==> flow/design.v <==
`timescale 1ns / 1ps
module dsp_macro_1(
input         CLK,
input  [17:0] A,
input  [17:0] B,
input  [47:0] C,
output [47:0] P
);
reg signed [17:0] a_r, b_r;
reg        [47:0] c_r;
reg signed [35:0] m_r;
reg        [47:0] p_r0, p_r1, p_r2;
always @(posedge CLK) begin
	a_r  <= A;
	b_r  <= B;
	c_r  <= C;
	m_r  <= a_r * b_r;
	p_r0 <= {{12{m_r[35]}}, m_r} + c_r;
	p_r1 <= p_r0;
	p_r2 <= p_r1;
end
assign P = p_r2;
endmodule
`timescale 1ns / 1ps
module mul(
input clk, 
input [7:0] w, 
input [7:0] x, 
output[15:0] y
);
wire [17:0] dsp_A, dsp_B;
wire [47:0] dsp_P;
assign dsp_A = w[7]? {10'b11_1111_1111, w} : {10'b00_0000_0000, w};
assign dsp_B = x[7]? {10'b11_1111_1111, x} : {10'b00_0000_0000, x};
assign y = dsp_P[15:0];
dsp_macro_1 u_dsp(.CLK(clk), .A(dsp_A), .B(dsp_B), .C(48'b0), .P(dsp_P));
endmodule
`timescale 1ns / 1ps
module adder_tree(
input clk, 
input rstn,
input vld_i,
input [15:0] mul_00, 
input [15:0] mul_01, 
input [15:0] mul_02, 
input [15:0] mul_03, 
input [15:0] mul_04, 
input [15:0] mul_05, 
input [15:0] mul_06, 
input [15:0] mul_07,
input [15:0] mul_08, 
input [15:0] mul_09, 
input [15:0] mul_10, 
input [15:0] mul_11, 
input [15:0] mul_12, 
input [15:0] mul_13, 
input [15:0] mul_14, 
input [15:0] mul_15, 
input [15:0] mul_16,
input [15:0] mul_17,
input [15:0] mul_18, 
input [15:0] mul_19, 
input [15:0] mul_20, 
input [15:0] mul_21, 
input [15:0] mul_22, 
input [15:0] mul_23, 
input [15:0] mul_24, 
input [15:0] mul_25,
input [15:0] mul_26,
output[20:0] acc_o,
output       vld_o 
);
reg [16:0] y1_0;
reg [16:0] y1_1;
reg [16:0] y1_2;
reg [16:0] y1_3;
reg [16:0] y1_4;
reg [16:0] y1_5;
reg [16:0] y1_6;
reg [16:0] y1_7;
reg [16:0] y1_8;
reg [16:0] y1_9;
reg [16:0] y1_10;
reg [16:0] y1_11;
reg [16:0] y1_12;
reg [16:0] y1_13;
reg [17:0] y2_0;
reg [17:0] y2_1;
reg [17:0] y2_2;
reg [17:0] y2_3;
reg [17:0] y2_4;
reg [17:0] y2_5;
reg [17:0] y2_6;
reg [18:0] y3_0;
reg [18:0] y3_1;
reg [18:0] y3_2;
reg [18:0] y3_3;
reg [19:0] y4_0;
reg [19:0] y4_1;
reg [20:0] y5;
reg vld_i_d1, vld_i_d2, vld_i_d3, vld_i_d4, vld_i_d5;
always@(posedge clk, negedge rstn) begin
	if(!rstn) begin
		y1_0 <= 17'd0;
		y1_1 <= 17'd0;
		y1_2 <= 17'd0;
		y1_3 <= 17'd0;
		y1_4 <= 17'd0;
		y1_5 <= 17'd0;
		y1_6 <= 17'd0;
		y1_7 <= 17'd0;
		y1_8 <= 17'd0;
		y1_9 <= 17'd0;
		y1_10 <= 17'd0;
		y1_11 <= 17'd0;
		y1_12 <= 17'd0;
		y1_13 <= 17'd0;
	end
	else begin 
		y1_0 <= $signed(mul_00) + $signed(mul_01);
		y1_1 <= $signed(mul_02) + $signed(mul_03);
		y1_2 <= $signed(mul_04) + $signed(mul_05);
		y1_3 <= $signed(mul_06) + $signed(mul_07);
		y1_4 <= $signed(mul_08) + $signed(mul_09);
		y1_5 <= $signed(mul_10) + $signed(mul_11);
		y1_6 <= $signed(mul_12) + $signed(mul_13);
		y1_7 <= $signed(mul_14) + $signed(mul_15);
		y1_8 <= $signed(mul_16) + $signed(mul_17);
		y1_9 <= $signed(mul_18) + $signed(mul_19);
		y1_10 <= $signed(mul_20) + $signed(mul_21);
		y1_11 <= $signed(mul_22) + $signed(mul_23);
		y1_12 <= $signed(mul_24) + $signed(mul_25);
		y1_13 <= $signed(mul_26);
	end
end
always@(posedge clk, negedge rstn) begin
	if(!rstn) begin
		y2_0 <= 18'd0;
		y2_1 <= 18'd0;
		y2_2 <= 18'd0;
		y2_3 <= 18'd0;
		y2_4 <= 18'd0;
		y2_5 <= 18'd0;
		y2_6 <= 18'd0;		
	end
	else begin 
		y2_0 <= $signed(y1_0) + $signed(y1_1);
		y2_1 <= $signed(y1_2) + $signed(y1_3);
		y2_2 <= $signed(y1_4) + $signed(y1_5);
		y2_3 <= $signed(y1_6) + $signed(y1_7);
		y2_4 <= $signed(y1_8) + $signed(y1_9);
		y2_5 <= $signed(y1_10) + $signed(y1_11);
		y2_6 <= $signed(y1_12) + $signed(y1_13);
	end
end
always@(posedge clk, negedge rstn) begin
	if(!rstn) begin
		y3_0 <= 19'd0;
		y3_1 <= 19'd0;
		y3_2 <= 19'd0;
		y3_3 <= 19'd0;
	end
	else begin 
		y3_0 <= $signed(y2_0) + $signed(y2_1);
		y3_1 <= $signed(y2_2) + $signed(y2_3);
		y3_2 <= $signed(y2_4) + $signed(y2_5);
		y3_3 <= $signed(y2_6);
	end
end
always@(posedge clk, negedge rstn) begin
	if(!rstn) begin
		y4_0 <= 20'd0;
		y4_1 <= 20'd0;
	end
	else begin
		y4_0 <= $signed(y3_0) + $signed(y3_1);
		y4_1 <= $signed(y3_2) + $signed(y3_3);
    end
end
always@(posedge clk, negedge rstn) begin
	if(!rstn)
		y5 <= 21'd0;
	else
		y5 <= $signed(y4_0) + $signed(y4_1);
end
always@(posedge clk, negedge rstn) begin
	if(!rstn) begin
		vld_i_d1 <= 0;
		vld_i_d2 <= 0;
		vld_i_d3 <= 0;
		vld_i_d4 <= 0;
		vld_i_d5 <= 0;
	end
	else begin 
		vld_i_d1 <= vld_i   ;
		vld_i_d2 <= vld_i_d1;
		vld_i_d3 <= vld_i_d2;
		vld_i_d4 <= vld_i_d3;
		vld_i_d5 <= vld_i_d4;		
	end
end
assign vld_o = vld_i_d5;
assign acc_o = $signed(y5);
endmodule
`timescale 1ns / 1ps
module mac(
input clk, 
input rstn, 
input vld_i, 
input [215:0] win, 
input [215:0] din,
output[ 20:0] acc_o, 
output        vld_o
);
wire[15:0] y00;
wire[15:0] y01;
wire[15:0] y02;
wire[15:0] y03;
wire[15:0] y04;
wire[15:0] y05;
wire[15:0] y06;
wire[15:0] y07;
wire[15:0] y08;
wire[15:0] y09;
wire[15:0] y10;
wire[15:0] y11;
wire[15:0] y12;
wire[15:0] y13;
wire[15:0] y14;
wire[15:0] y15;
wire[15:0] y16;
wire[15:0] y17;
wire[15:0] y18;
wire[15:0] y19;
wire[15:0] y20;
wire[15:0] y21;
wire[15:0] y22;
wire[15:0] y23;
wire[15:0] y24;
wire[15:0] y25;
wire[15:0] y26;
reg vld_i_d0, vld_i_d1, vld_i_d2, vld_i_d3, vld_i_d4;
mul u_mul_00(.clk(clk), .w(win[  7:  0]),.x(din[  7:  0]),.y(y00));
mul u_mul_01(.clk(clk), .w(win[ 15:  8]),.x(din[ 15:  8]),.y(y01));
mul u_mul_02(.clk(clk), .w(win[ 23: 16]),.x(din[ 23: 16]),.y(y02));
mul u_mul_03(.clk(clk), .w(win[ 31: 24]),.x(din[ 31: 24]),.y(y03));
mul u_mul_04(.clk(clk), .w(win[ 39: 32]),.x(din[ 39: 32]),.y(y04));
mul u_mul_05(.clk(clk), .w(win[ 47: 40]),.x(din[ 47: 40]),.y(y05));
mul u_mul_06(.clk(clk), .w(win[ 55: 48]),.x(din[ 55: 48]),.y(y06));
mul u_mul_07(.clk(clk), .w(win[ 63: 56]),.x(din[ 63: 56]),.y(y07));
mul u_mul_08(.clk(clk), .w(win[ 71: 64]),.x(din[ 71: 64]),.y(y08));
mul u_mul_09(.clk(clk), .w(win[ 79: 72]),.x(din[ 79: 72]),.y(y09));
mul u_mul_10(.clk(clk), .w(win[ 87: 80]),.x(din[ 87: 80]),.y(y10));
mul u_mul_11(.clk(clk), .w(win[ 95: 88]),.x(din[ 95: 88]),.y(y11));
mul u_mul_12(.clk(clk), .w(win[103: 96]),.x(din[103: 96]),.y(y12));
mul u_mul_13(.clk(clk), .w(win[111:104]),.x(din[111:104]),.y(y13));
mul u_mul_14(.clk(clk), .w(win[119:112]),.x(din[119:112]),.y(y14));
mul u_mul_15(.clk(clk), .w(win[127:120]),.x(din[127:120]),.y(y15));
mul u_mul_16(.clk(clk), .w(win[135:128]),.x(din[135:128]),.y(y16));
mul u_mul_17(.clk(clk), .w(win[143:136]),.x(din[143:136]),.y(y17));
mul u_mul_18(.clk(clk), .w(win[151:144]),.x(din[151:144]),.y(y18));
mul u_mul_19(.clk(clk), .w(win[159:152]),.x(din[159:152]),.y(y19));
mul u_mul_20(.clk(clk), .w(win[167:160]),.x(din[167:160]),.y(y20));
mul u_mul_21(.clk(clk), .w(win[175:168]),.x(din[175:168]),.y(y21));
mul u_mul_22(.clk(clk), .w(win[183:176]),.x(din[183:176]),.y(y22));
mul u_mul_23(.clk(clk), .w(win[191:184]),.x(din[191:184]),.y(y23));
mul u_mul_24(.clk(clk), .w(win[199:192]),.x(din[199:192]),.y(y24));
mul u_mul_25(.clk(clk), .w(win[207:200]),.x(din[207:200]),.y(y25));
mul u_mul_26(.clk(clk), .w(win[215:208]),.x(din[215:208]),.y(y26));
always@(posedge clk, negedge rstn) begin
	if(!rstn) begin
	    vld_i_d0 <= 0;
		vld_i_d1 <= 0;
		vld_i_d2 <= 0;
		vld_i_d3 <= 0;
		vld_i_d4 <= 0;
	end
	else begin 
		vld_i_d0 <= vld_i   ;
		vld_i_d1 <= vld_i_d0;
		vld_i_d2 <= vld_i_d1;
		vld_i_d3 <= vld_i_d2;
		vld_i_d4 <= vld_i_d3;		
	end
end
adder_tree u_adder_tree(
. clk(clk), 
. rstn(rstn),
. vld_i(vld_i_d4),
. mul_00(y00), 
. mul_01(y01), 
. mul_02(y02), 
. mul_03(y03), 
. mul_04(y04), 
. mul_05(y05), 
. mul_06(y06), 
. mul_07(y07),
. mul_08(y08),
. mul_09(y09), 
. mul_10(y10), 
. mul_11(y11), 
. mul_12(y12), 
. mul_13(y13), 
. mul_14(y14), 
. mul_15(y15), 
. mul_16(y16),
. mul_17(y17), 
. mul_18(y18), 
. mul_19(y19), 
. mul_20(y20), 
. mul_21(y21), 
. mul_22(y22), 
. mul_23(y23), 
. mul_24(y24), 
. mul_25(y25),
. mul_26(y26),  
. acc_o(acc_o),
. vld_o(vld_o) 
);
endmodule
======== Tool chain data of mac ========
Tool output for the design above, in the order of the flow.
Lines are those of the file above, counted from 1.
Operators: Yosys type, input widths -> output width; for muxes data width and select width s.
Library cell names are shortened.
The mark n/a stands for no value.
design
  top ..................................... mac
  clock ................................... clk
  cell library ............................ sky130hd
  corner .................................. tt_025C_1v80

======== Word level ========
Source: Yosys, flattened and elaborated, memories not mapped. Widths are those after wreduce; folded enables and synchronous resets count as part of the registers. Registers that Yosys merges into a memory's read port (data or address) are not register bits. Print and check cells do not count. Equal cells are merged and count once.
bit counts
  output and inout port bits .............. 22
  register bits ........................... 3209
  bits of input ports ..................... 435
operators by class
  mux-type cells .......................... 54
  $mul .................................... 27
  add/sub/neg operators ................... 26
operators by type and width
  operator        number
  $mul 18x18->16  27
  $mux 18         54
  $add 16x16->17  13
  $add 17x17->18  6
  $add 18x18->19  3
  $add 20x20->21  1
  $add 19x18->20  1
  $add 19x19->20  1
  $add 17x16->18  1

======== Longest topological paths ========
Longest topological path by Yosys (ltp), each cell counted once; first at word level (registers and memories cut), then after technology mapping (sequential cells cut; the memories' decode and read muxes count).
logic depth
  depth after elaboration ................. 1
  ABC_AREA ................................ 0
  gate-level depth with buffers ........... 22
  depth with buffers taken out ............ 21

======== Mapped cells and area ========
Yosys stat after the flow's synthesis: flattened, memories mapped to cells. It holds for the ABC_AREA given above (unset counts as 0); a run with the other value may have another netlist.
cell types
  type     number  area in all (µm²)
  dfxtp_1  2160    4.32E+04
  fa_1     1927    3.86E+04
  ha_1     1961    2.45E+04
  dfrtp_1  509     1.27E+04
  inv_1    3383    1.27E+04
  xnor2_1  946     8.29E+03
  and2_1   1127    7.05E+03
  nand2_1  869     3.26E+03
  a21oi_1  384     1.92E+03
  nor2_1   443     1.66E+03
  xor2_1   174     1.52E+03
  nor3_1   184     920.883
  nand3_1  171     855.821
  nor2b_1  125     782
  a21o_1   104     780.749
  o21a_1   97      728.198
  o21ai_0  130     650.624
  o21ai_1  99      495.475
Other cell types: 50; their cells: 807.
mapped netlist
  buffers ................................. 115
  cell count .............................. 15600
  mapped area ............................. 166455.9 µm²
  mapped flip-flops ....................... 2669
By module: a second synthesis without flattening, with its own total; a netlist apart from the flattened one above.
second synthesis, totals
  cell total of the unflattened synthesis .. 54431
  area (unflattened synthesis) ............ 561721.2 µm²
Rows give one instance, submodules left out.
by module
  module       area (µm²)  times used  cells  sequential area (µm²)
  dsp_macro_1  19636.3     27          1903   5285.1
  adder_tree   31313.8     1           3018   12612.1
  mac          125.1       1           5      125.1
  mul          3.8         27          1      0.0

======== Worst setup path after synthesis ========
OpenSTA on the mapped netlist: ideal clock, no wires. The path of least setup slack (recovery checks aside). Input and output delay are each 20% of the period. Register names are those of the netlist, which keeps one name where synthesis merged equal registers.
timing path after synthesis
  path kind ............................... register to register
  from .................................... register (no name shown)
  to ...................................... register u_mul_03.u_dsp.m_r[15]
  time at the first pin ................... 0.000 ns
  path buffers ............................ 0
  path delay .............................. 5.077 ns
  arrival ................................. 4.941 ns
  period .................................. 6.0 ns
  setup time .............................. 0.136 ns
  path slack .............................. 0.923 ns
  stages .................................. 19
  required time ........................... 5.864 ns
  synthesis period reached ................ 5.077 ns
"path delay" = arrival - input delay + setup time.
"stages" counts driving pins, that of a launching flip-flop among them; a cell with two outputs on the path counts twice.
"synthesis period reached" is the clock period less the worst setup slack; recovery checks do not enter. This is arithmetic on one report: input and output delays are still those of the set period (20% each).
between the ends, after synthesis
  path through ............................ dfxtp_1 nand2_1 fa_1 inv_1 fa_1 fa_1 inv_1 fa_1 inv_1 fa_1 inv_1 fa_1 inv_1 ha_1 and2_1 o21ai_0 o21ai_0 o41ai_1 xor2_1
RTL lines, path after synthesis
  what         line  RTL
  to (assign)  17    m_r <= a_r * b_r;
  to (decl)    11    reg signed [35:0] m_r;
No chain of elaborated cells between the ends is given.

======== Timing after layout ========
From the final timing report of stored run 1: the path of least setup slack in the routed layout; clock arrival at registers is part of the times.
timing path post-layout
  path kind ............................... register to register
  from .................................... register (no name shown)
  to ...................................... register u_mul_09.u_dsp.m_r[14]
  required time ........................... 5.32 ns
  path buffers ............................ 0
  setup time .............................. 0.07 ns
  arrival ................................. 5.74 ns
  path slack .............................. -0.42 ns
  time at the first pin ................... 0.87 ns
  stages .................................. 20
  period .................................. 4.52 ns
between the ends, post-layout
  path through ............................ dfxtp_4 and2_4 fa_1 inv_2 fa_1 inv_1 fa_1 inv_2 fa_1 inv_1 fa_1 inv_1 fa_1 inv_2 ha_4 nand3_2 nand2_1 a41o_1 o41ai_2 xnor2_1
RTL lines, path post-layout
  what         line  RTL
  to (assign)  17    m_r <= a_r * b_r;
  to (decl)    11    reg signed [35:0] m_r;
No chain of elaborated cells between the ends is given.

==> runs of mac <==
Top module mac; platform sky130hd; tools Yosys and OpenROAD; 2 stored runs in no particular order. Input and output delays are each 20% of the period that was set; the output load is 0.01 pF.
"period reached": clock period set for the run, less the worst setup slack. It is reckoned from that one timing run; input and output delays stay at 20% of the period that was set.
By "time of the worst setup path" is meant the share of the clock period that the worst setup path is allowed (20% is reserved at inputs, 20% at outputs), minus its slack. Clock arrival times at its registers enter into it.
"total power after layout" rests on the timing tool's default activity at the inputs, not on a simulated workload.

======== stored run 1 ========
==> flow/run.sh <==
#!/bin/bash
# the make line also repeats the synthesis and layout settings of config.mk as NAME=value (left out here)
make -C /OpenROAD-flow-scripts/flow DESIGN_CONFIG=/design/flow/config.mk WORK_HOME=/design/flow/orfs CLKGATE_MAP_FILE= finish
==> flow/config.mk <==
export PLATFORM = sky130hd
export DESIGN_NAME = mac
export DESIGN_NICKNAME = mac
export VERILOG_FILES = /design/flow/design.v
export SDC_FILE = /design/flow/constraint.sdc
export NUM_CORES = 4
export LEC_CHECK = 0
export CAP_MARGIN = 30
export CELL_PAD_IN_SITES_GLOBAL_PLACEMENT = 1
export CORE_MARGIN = 2
export CORE_UTILIZATION = 52
export CTS_CLUSTER_DIAMETER = 135
export MAX_ROUTING_LAYER = met4
export PLACE_DENSITY = 0.48
export SETUP_SLACK_MARGIN = 0.78
export SLEW_MARGIN = 35
==> flow/constraint.sdc <==
create_clock -name core_clock -period 4.52 [get_ports {clk}]
set_input_delay 0.9040 -clock core_clock [delete_from_list [all_inputs] [get_ports {clk}]]
set_output_delay 0.9040 -clock core_clock [all_outputs]
set_load 0.01 [all_outputs]

-------- measured, stored run 1 --------
  overall die area ........................ 324649.0 µm²
  worst hold slack ........................ 0.276 ns
  final design utilization ................ 64.3%
  period reached .......................... 4.940 ns
  mapped cell area after synthesis ........ 166455.9 µm²
  worst setup slack after layout .......... -0.420 ns
  sum of negative setup slack ............. -26.755 ns
  time of the worst setup path ............ 4.94 ns
  critical path type ...................... register to register
  standard-cell area after routing ........ 204761.0 µm²
  total power after layout ................ 181192 µW

======== stored run 2 ========
==> flow/run.sh <==
#!/bin/bash
# the make line also repeats the synthesis and layout settings of config.mk as NAME=value (left out here)
make -C /OpenROAD-flow-scripts/flow DESIGN_CONFIG=/design/flow/config.mk WORK_HOME=/design/flow/orfs CLKGATE_MAP_FILE= finish
==> flow/config.mk <==
export PLATFORM = sky130hd
export DESIGN_NAME = mac
export DESIGN_NICKNAME = mac
export VERILOG_FILES = /design/flow/design.v
export SDC_FILE = /design/flow/constraint.sdc
export NUM_CORES = 4
export LEC_CHECK = 0
export ABC_AREA = 1
export CAP_MARGIN = 5
export CELL_PAD_IN_SITES_DETAIL_PLACEMENT = 2
export CELL_PAD_IN_SITES_GLOBAL_PLACEMENT = 3
export CORE_ASPECT_RATIO = 1.04
export CORE_MARGIN = 2
export CORE_UTILIZATION = 47
export CTS_CLUSTER_DIAMETER = 109
export GPL_ROUTABILITY_DRIVEN = 1
export GPL_TIMING_DRIVEN = 0
export HOLD_SLACK_MARGIN = 0.15
export MAX_ROUTING_LAYER = met5
export MIN_ROUTING_LAYER = met2
export PLACE_DENSITY = 0.68
export SETUP_SLACK_MARGIN = 0.79
export SLEW_MARGIN = 35
==> flow/constraint.sdc <==
create_clock -name core_clock -period 3.46 [get_ports {clk}]
set_input_delay 0.6920 -clock core_clock [delete_from_list [all_inputs] [get_ports {clk}]]
set_output_delay 0.6920 -clock core_clock [all_outputs]
set_load 0.01 [all_outputs]

-------- stored run 2 --------
  unfinished; error DPL-0033 in clock tree synthesis
